==> flow/design.v <==
module NCO #(N = 32)(
  input clk,                  
  input rst,                  
  input [N-1:0] ctrl,         
  output reg [15:0] sin_out   
);
reg [N-1:0] phase;
always @(posedge clk) begin
  if (rst)
    phase <= {N{1'b0}};
  else
    phase <= phase + ctrl;
end
reg [5:0] sin_lut_sel;
reg [15:0] sin_lut_val;
always @(*) begin
  sin_lut_sel <= phase[N-2] ? ~(phase[N-3:N-8]-1'b1) : phase[N-3:N-8];
  if (phase[N-2] & ~|phase[N-3:N-8]) begin
    sin_out <= phase[N-1] ? 16'b10000000_00000001 : 16'b01111111_11111111;
  end else begin
    sin_out <= phase[N-1] ? (~sin_lut_val+1'b1) : sin_lut_val;    
  end
  case(sin_lut_sel)
    6'h00 : sin_lut_val <= 16'h0000;
    6'h01 : sin_lut_val <= 16'h0324;
    6'h02 : sin_lut_val <= 16'h0648;
    6'h03 : sin_lut_val <= 16'h096A;
    6'h04 : sin_lut_val <= 16'h0C8C;
    6'h05 : sin_lut_val <= 16'h0FAB;
    6'h06 : sin_lut_val <= 16'h12C8;
    6'h07 : sin_lut_val <= 16'h15E2;
    6'h08 : sin_lut_val <= 16'h18F9;
    6'h09 : sin_lut_val <= 16'h1C0B;
    6'h0A : sin_lut_val <= 16'h1F1A;
    6'h0B : sin_lut_val <= 16'h2223;
    6'h0C : sin_lut_val <= 16'h2528;
    6'h0D : sin_lut_val <= 16'h2826;
    6'h0E : sin_lut_val <= 16'h2B1F;
    6'h0F : sin_lut_val <= 16'h2E11;
    6'h10 : sin_lut_val <= 16'h30FB;
    6'h11 : sin_lut_val <= 16'h33DF;
    6'h12 : sin_lut_val <= 16'h36BA;
    6'h13 : sin_lut_val <= 16'h398C;
    6'h14 : sin_lut_val <= 16'h3C56;
    6'h15 : sin_lut_val <= 16'h3F17;
    6'h16 : sin_lut_val <= 16'h41CE;
    6'h17 : sin_lut_val <= 16'h447A;
    6'h18 : sin_lut_val <= 16'h471C;
    6'h19 : sin_lut_val <= 16'h49B4;
    6'h1A : sin_lut_val <= 16'h4C3F;
    6'h1B : sin_lut_val <= 16'h4EBF;
    6'h1C : sin_lut_val <= 16'h5133;
    6'h1D : sin_lut_val <= 16'h539B;
    6'h1E : sin_lut_val <= 16'h55F5;
    6'h1F : sin_lut_val <= 16'h5842;
    6'h20 : sin_lut_val <= 16'h5A82;
    6'h21 : sin_lut_val <= 16'h5CB3;
    6'h22 : sin_lut_val <= 16'h5ED7;
    6'h23 : sin_lut_val <= 16'h60EB;
    6'h24 : sin_lut_val <= 16'h62F1;
    6'h25 : sin_lut_val <= 16'h64E8;
    6'h26 : sin_lut_val <= 16'h66CF;
    6'h27 : sin_lut_val <= 16'h68A6;
    6'h28 : sin_lut_val <= 16'h6A6D;
    6'h29 : sin_lut_val <= 16'h6C23;
    6'h2A : sin_lut_val <= 16'h6DC9;
    6'h2B : sin_lut_val <= 16'h6F5E;
    6'h2C : sin_lut_val <= 16'h70E2;
    6'h2D : sin_lut_val <= 16'h7254;
    6'h2E : sin_lut_val <= 16'h73B5;
    6'h2F : sin_lut_val <= 16'h7504;
    6'h30 : sin_lut_val <= 16'h7641;
    6'h31 : sin_lut_val <= 16'h776B;
    6'h32 : sin_lut_val <= 16'h7884;
    6'h33 : sin_lut_val <= 16'h7989;
    6'h34 : sin_lut_val <= 16'h7A7C;
    6'h35 : sin_lut_val <= 16'h7B5C;
    6'h36 : sin_lut_val <= 16'h7C29;
    6'h37 : sin_lut_val <= 16'h7CE3;
    6'h38 : sin_lut_val <= 16'h7D89;
    6'h39 : sin_lut_val <= 16'h7E1D;
    6'h3A : sin_lut_val <= 16'h7E9C;
    6'h3B : sin_lut_val <= 16'h7F09;
    6'h3C : sin_lut_val <= 16'h7F61;
    6'h3D : sin_lut_val <= 16'h7FA6;
    6'h3E : sin_lut_val <= 16'h7FD8;
    6'h3F : sin_lut_val <= 16'h7FF5;
  endcase
end
endmodule
module Chirp #(N = 32)(
  input clk,
  input rst,
  input [7:0] delay,           
  input reverse,               
  input [N-1:0] min_ctrl,      
  input [N-1:0] max_ctrl,      
  input [N-1:0] inc_rate,      
  input [N-1:0] div_rate,      
  output reg nco_reset,        
  output reg [N-1:0] nco_ctrl  
);
wire [N-1:0] stt_ctrl;
wire [N-1:0] end_ctrl;
wire end_flag;
assign stt_ctrl = reverse ? max_ctrl : min_ctrl;
assign end_ctrl = reverse ? min_ctrl : max_ctrl;
assign end_flag = reverse ? (nco_ctrl <= end_ctrl) : (nco_ctrl >= end_ctrl);
reg [N-1:0] rate_count;
reg [7:0] delay_count;
always @(posedge clk) begin
  if (rst) begin
    rate_count <= {N{1'b0}};
    delay_count <= 4'b0;
    nco_reset <= 1'b1;
    nco_ctrl <= {N{1'b0}};
  end else begin
    if (end_flag) begin
      nco_ctrl <= stt_ctrl;
      rate_count <= rate_count + 1'b1;
    end else if (rate_count >= div_rate) begin
      nco_ctrl <= reverse ? nco_ctrl - inc_rate : nco_ctrl + inc_rate;
      rate_count <= {N{1'b0}};
    end else
      rate_count <= rate_count + 1'b1;
    if (end_flag) begin
      if (delay_count >= delay)
        delay_count <= 8'b0;
      else
        delay_count <= delay_count + 1'b1;
    end
    nco_reset <= |delay_count;
  end
end
endmodule
module WaveGenerator #(N = 32, M = 16)(
  input clk,
  input rst,
  input chirp_reverse,             
  input [7:0] chirp_delay,         
  input [N-1:0] chirp_min_ctrl,    
  input [N-1:0] chirp_max_ctrl,    
  input [N-1:0] chirp_inc_rate,    
  input [N-1:0] chirp_div_rate,    
  output reg [M-1:0] waveform     
);
reg nco_reset;
reg [N-1:0] nco_ctrl;
wire chirp_nco_reset;
wire [N-1:0] chirp_nco_ctrl;
wire [15:0] sin_out;
always @(posedge clk) begin
  nco_ctrl <= chirp_nco_ctrl;
  nco_reset <= chirp_nco_reset;
  waveform <= sin_out;
end
NCO #(.N(N)) NCO0 (
  .clk     ( clk       ),  
  .rst     ( nco_reset ),  
  .ctrl    ( nco_ctrl  ),  
  .sin_out ( sin_out   )  
);
Chirp #(.N(N)) Chirp0 (
  .clk       ( clk             ),  
  .rst       ( rst             ),  
  .delay     ( chirp_delay     ),  
  .reverse   ( chirp_reverse   ),  
  .min_ctrl  ( chirp_min_ctrl  ),  
  .max_ctrl  ( chirp_max_ctrl  ),  
  .inc_rate  ( chirp_inc_rate  ),  
  .div_rate  ( chirp_div_rate  ),  
  .nco_reset ( chirp_nco_reset ),  
  .nco_ctrl  ( chirp_nco_ctrl  )   
);
endmodule
Reports on WaveGenerator
The steps from the RTL of WaveGenerator to its reports follow in flow order.
Line numbers count from 1 in the design file above.
Operators: Yosys type, input widths -> output width; for muxes data width and select width s.
Cell names lack the library's common part.
{"block": "setup", "top_module": "WaveGenerator", "clock_port": "clk", "library": "sky130hd", "corner": "tt_025C_1v80"}

Elaborated design
Counts by Yosys on the flattened word-level netlist (proc, flatten, opt, wreduce; memories kept). Register bits leave out memories and registers merged into their read ports (data or address). Print and check cells are left out. Cells with the same type and inputs are merged into one.
Memory sizes are those after Yosys's memory passes, which may raise the word count (mostly to a power of two), join words into wider ones and drop unused or constant bits.
{"block": "bits", "ff_bits": 154, "mem_bits_ro": 960, "n_memories": 1, "in_bits": 139, "elab_cells": 40}
{"block": "classes", "add_sub_neg": 7, "compare": 4, "mux": 13, "n_logic": 3, "n_reduce_logical": 4}
{"block": "memory_table", "memory": "(name not given)", "size": 64, "word_bits": 15, "rd": 1, "write_ports": 0, "line": 23, "text": "case(sin_lut_sel)"}
{"block": "op_table", "op": "$mux 32", "count": 7}
{"block": "op_table", "op": "$add 32x32->32", "count": 2}
{"block": "op_table", "op": "$ge 32x32->1", "count": 2}
{"block": "op_table", "op": "$mux 16", "count": 3}
{"block": "op_table", "op": "$add 32x1->32 const B", "count": 1}
{"block": "op_table", "op": "$sub 32x32->32", "count": 1}
{"block": "op_table", "op": "$le 32x32->1", "count": 1}
{"block": "op_table", "op": "$add 16x1->16 const B", "count": 1}
{"block": "op_table", "op": "$not 16->16", "count": 1}
{"block": "op_table", "op": "$add 8x1->8 const B", "count": 1}
{"block": "op_table", "op": "$ge 8x8->1", "count": 1}
{"block": "op_table", "op": "$reduce_or 8->1", "count": 1}
{"block": "op_table", "op": "$mux 8", "count": 1}
{"block": "op_table", "op": "$sub 6x1->6 const B", "count": 1}
{"block": "op_table", "op": "$not 6->6", "count": 1}
{"block": "op_table", "op": "$reduce_or 6->1", "count": 1}
{"block": "op_table", "op": "$mux 6", "count": 1}
{"block": "op_table", "op": "$reduce_bool 2->1", "count": 1}
{"block": "op_table", "op": "$and 1x1->1", "count": 1}
{"block": "op_table", "op": "$logic_not 1->1", "count": 1}
{"block": "op_table", "op": "$mux 1", "count": 1}

Logic depth
Yosys ltp: most cells in a row. Word level: on the elaborated netlist, between registers, memories and ports. Mapped: between sequential cells and ports; inverters and the memories' decode and read muxes count.
{"block": "depth", "depth_word": 4, "ABC_AREA": 0, "depth_mapped": 21}

After synthesis
Yosys stat after the flow's synthesis: flattened, memories mapped to cells. It holds for the ABC_AREA given above (unset counts as 0); a run with the other value may have another netlist.
The area totals of this step are shown rounded.
{"block": "by_type", "type": "dfxtp_1", "count": 154}
{"block": "by_type", "type": "ha_1", "count": 155}
{"block": "by_type", "type": "mux2i_1", "count": 67}
{"block": "by_type", "type": "xnor2_1", "count": 76}
{"block": "by_type", "type": "nor2_1", "count": 163}
{"block": "by_type", "type": "a211oi_1", "count": 77}
{"block": "by_type", "type": "a21oi_1", "count": 109}
{"block": "by_type", "type": "nand2_1", "count": 116}
{"block": "by_type", "type": "xor2_1", "count": 40}
{"block": "by_type", "type": "o21ai_0", "count": 68}
{"block": "by_type", "type": "inv_1", "count": 90}
{"block": "by_type", "type": "a21o_1", "count": 44}
{"block": "by_type", "type": "nand3_1", "count": 51}
{"block": "by_type", "type": "nor2b_1", "count": 40}
{"block": "by_type", "type": "nor3_1", "count": 49}
{"block": "by_type", "type": "clkbuf_1", "count": 41}
{"block": "by_type", "type": "a31oi_1", "count": 24}
{"block": "by_type", "type": "and3_1", "count": 18}
Other cell types: 68; their cells: 304.
{"block": "mapped", "cell_count": 1686, "synth_area_mm2": 0.013, "ffs": 154, "buffers": 77}
By module: a second synthesis without flattening, with its own total; a netlist apart from the flattened one above.
{"block": "hier_totals", "cells_unflattened": 1742, "area_unflattened_mm2": 0.014}
Rows give one instance, submodules left out.
{"block": "modules", "mod": "Chirp #(N=32)", "n_inst": 1, "n_cells": 1001, "mod_area_mm2": 0.0078}
{"block": "modules", "mod": "NCO #(N=32)", "n_inst": 1, "n_cells": 692, "mod_area_mm2": 0.0051}
{"block": "modules", "mod": "WaveGenerator", "n_inst": 1, "n_cells": 49, "mod_area_mm2": 0.00098}

Timing after synthesis
OpenSTA on the mapped netlist: ideal clock, no wires. The path of least setup slack (recovery checks aside). Input and output delay are each 20% of the period. Register names are those of the netlist, which keeps one name where synthesis merged equal registers.
{"block": "synth_timing", "kind": "in2reg", "startpoint": "input port chirp_reverse", "endpoint": "register Chirp0.nco_ctrl[9]", "period_ns": 6.0, "input_delay_ns": 1.200, "setup_ns": 0.086, "launch_ns": 1.200, "t_arrival_ns": 5.243, "setup_slack_ns": 0.672, "delay_ns": 4.129, "stages": 16, "path_buffers": 6, "synth_period_reached_ns": 5.328}
"delay_ns" is the arrival time less input delay plus setup time.
"stages": output pins that drive a net of the path, with the launching flip-flop's if there is one; two outputs of one cell count as two.
"synth_period_reached_ns" = period - worst setup slack (recovery checks aside). The figure is calculated, with input and output delays left at 20% of the set period.
Between the ends stands the longest chain of elaborated cells between them, by number of cells; it is not shown to be the way that was timed. Of several equally long chains one is given.
Each line given opens the expression or statement behind the cell; cells for indexed reads and writes are added by Yosys, which also makes memories of some case tables.
At most two assigning lines are given for a register; there are more.
{"block": "synth_between", "cell_sequence": "clkbuf_1 -> clkbuf_1 -> buf_1 -> clkbuf_1 -> mux2i_1 -> ha_1 -> nor2b_1 -> o211ai_1 -> a21oi_1 -> o311a_1 -> or4_1 -> nand2_1 -> clkbuf_1 -> buf_1 -> a211oi_1 -> a211oi_1", "elab_chain_len": 4}
{"block": "synth_rtl", "item": "start: declaration", "line": 139, "text": "input chirp_reverse,"}
{"block": "synth_rtl", "item": "$mux 32", "line": 107, "text": "assign end_ctrl = reverse ? min_ctrl : max_ctrl;"}
{"block": "synth_rtl", "item": "$ge 32x32->1", "line": 108, "text": "assign end_flag = reverse ? (nco_ctrl <= end_ctrl) : (nco_ctrl >= end_ctrl);"}
{"block": "synth_rtl", "item": "$mux 1", "line": 108}
{"block": "synth_rtl", "item": "$mux 32", "line": 118, "text": "if (end_flag) begin"}
{"block": "synth_rtl", "item": "end: assignment", "line": 119, "text": "nco_ctrl <= stt_ctrl;"}
{"block": "synth_rtl", "item": "end: assignment", "line": 122, "text": "nco_ctrl <= reverse ? nco_ctrl - inc_rate : nco_ctrl + inc_rate;"}
{"block": "synth_rtl", "item": "end: declaration", "line": 101, "text": "output reg [N-1:0] nco_ctrl"}

Timing after layout
From the final timing report of run 1: the path of least setup slack in the routed layout; clock arrival at registers is part of the times.
{"block": "layout_timing", "kind": "in2reg", "startpoint": "input port chirp_inc_rate[9]", "endpoint": "register Chirp0.nco_ctrl[26]", "period_ns": 5.34, "input_delay_ns": 1.07, "setup_ns": 0.09, "launch_ns": 1.07, "t_arrival_ns": 5.29, "setup_slack_ns": 0.38, "stages": 16, "path_buffers": 1}
Between the ends stands the longest chain of elaborated cells between them, by number of cells; it is not shown to be the way that was timed. Of several equally long chains one is given.
At most two assigning lines are given for a register; there are more.
{"block": "layout_between", "cell_sequence": "clkdlybuf4s50_1 -> or4_1 -> nor3_1 -> and2_1 -> nor2_1 -> xnor2_1 -> ha_1 -> o21ai_0 -> nor2_1 -> nor3_1 -> a211oi_1 -> or2_2 -> a311oi_1 -> nor3_1 -> or3b_2 -> a311oi_1", "elab_chain_len": 4}
{"block": "layout_rtl", "item": "start: declaration", "line": 143, "text": "input [N-1:0] chirp_inc_rate,"}
{"block": "layout_rtl", "item": "$add 32x32->32", "line": 122, "text": "nco_ctrl <= reverse ? nco_ctrl - inc_rate : nco_ctrl + inc_rate;"}
{"block": "layout_rtl", "item": "$mux 32", "line": 122}
{"block": "layout_rtl", "item": "$mux 32", "line": 121, "text": "end else if (rate_count >= div_rate) begin"}
{"block": "layout_rtl", "item": "$mux 32", "line": 118, "text": "if (end_flag) begin"}
{"block": "layout_rtl", "item": "end: assignment", "line": 119, "text": "nco_ctrl <= stt_ctrl;"}
{"block": "layout_rtl", "item": "end: assignment", "line": 122}
{"block": "layout_rtl", "item": "end: declaration", "line": 101, "text": "output reg [N-1:0] nco_ctrl"}

Flow measurements of WaveGenerator on sky130hd: 2 stored runs with different settings, listed in no order. Input and output delays are each 20% of the period that was set; the output load is 0.01 pF.
"achievedPeriod_ns" = clock period - worst setup slack. The figure is calculated, with input and output delays left at 20% of the set period.
"worstPathTime_ns": the worst setup path's part of the clock period (all of it between registers, 20% less for each end at a port) less its slack. A launch clock that arrives late makes it longer, a capture clock that arrives late makes it shorter.
"totalPower_mw" is the tool's figure for a default switching activity; nothing was simulated.
The results are shown rounded.

Run 1
==> flow/run.sh <==
#!/bin/bash
# the make line also repeats the synthesis and layout settings of config.mk as NAME=value (left out here)
make -C /OpenROAD-flow-scripts/flow DESIGN_CONFIG=/design/flow/config.mk WORK_HOME=/design/flow/orfs CLKGATE_MAP_FILE= finish
==> flow/config.mk <==
export PLATFORM = sky130hd
export DESIGN_NAME = WaveGenerator
export DESIGN_NICKNAME = WaveGenerator
export VERILOG_FILES = /design/flow/design.v
export SDC_FILE = /design/flow/constraint.sdc
export NUM_CORES = 4
export LEC_CHECK = 0
export CAP_MARGIN = 20
export CORE_MARGIN = 2
export CORE_UTILIZATION = 49
export SLEW_MARGIN = 20
==> flow/constraint.sdc <==
create_clock -name core_clock -period 5.34 [get_ports {clk}]
set_input_delay 1.0680 -clock core_clock [delete_from_list [all_inputs] [get_ports {clk}]]
set_output_delay 1.0680 -clock core_clock [all_outputs]
set_load 0.01 [all_outputs]

==> results of run 1, as JSON <==
{
  "finish.utilization_pct": 60,
  "final_setup_ws_ns": 0.38,
  "achievedPeriod_ns": 4.958,
  "hold_worst_slack_ns": 0.39,
  "worstPathTime_ns": 3.89,
  "timing.worst_path_kind": "in2reg",
  "stdcell_area_mm2": 0.016,
  "totalPower_mw": 5.3,
  "tns_setup_ns": 0.000,
  "design_die_area_mm2": 0.029,
  "synthArea_mm2": 0.013
}

Run 2
==> flow/run.sh <==
#!/bin/bash
# the make line also repeats the synthesis and layout settings of config.mk as NAME=value (left out here)
make -C /OpenROAD-flow-scripts/flow DESIGN_CONFIG=/design/flow/config.mk WORK_HOME=/design/flow/orfs CLKGATE_MAP_FILE= finish
==> flow/config.mk <==
export PLATFORM = sky130hd
export DESIGN_NAME = WaveGenerator
export DESIGN_NICKNAME = WaveGenerator
export VERILOG_FILES = /design/flow/design.v
export SDC_FILE = /design/flow/constraint.sdc
export NUM_CORES = 4
export LEC_CHECK = 0
export CAP_MARGIN = 20
export CORE_MARGIN = 2
export CORE_UTILIZATION = 40
export CTS_CLUSTER_DIAMETER = 298
export CTS_CLUSTER_SIZE = 90
export MAX_ROUTING_LAYER = met4
export MIN_ROUTING_LAYER = met2
export SLEW_MARGIN = 0
export TNS_END_PERCENT = 35
==> flow/constraint.sdc <==
create_clock -name core_clock -period 6.02 [get_ports {clk}]
set_input_delay 1.2040 -clock core_clock [delete_from_list [all_inputs] [get_ports {clk}]]
set_output_delay 1.2040 -clock core_clock [all_outputs]
set_load 0.01 [all_outputs]

==> results of run 2, as JSON <==
{
  "finish.utilization_pct": 48,
  "final_setup_ws_ns": 0.69,
  "achievedPeriod_ns": 5.333,
  "hold_worst_slack_ns": 0.33,
  "worstPathTime_ns": 4.13,
  "timing.worst_path_kind": "in2reg",
  "stdcell_area_mm2": 0.016,
  "totalPower_mw": 4.7,
  "tns_setup_ns": 0.000,
  "design_die_area_mm2": 0.035,
  "synthArea_mm2": 0.013
}
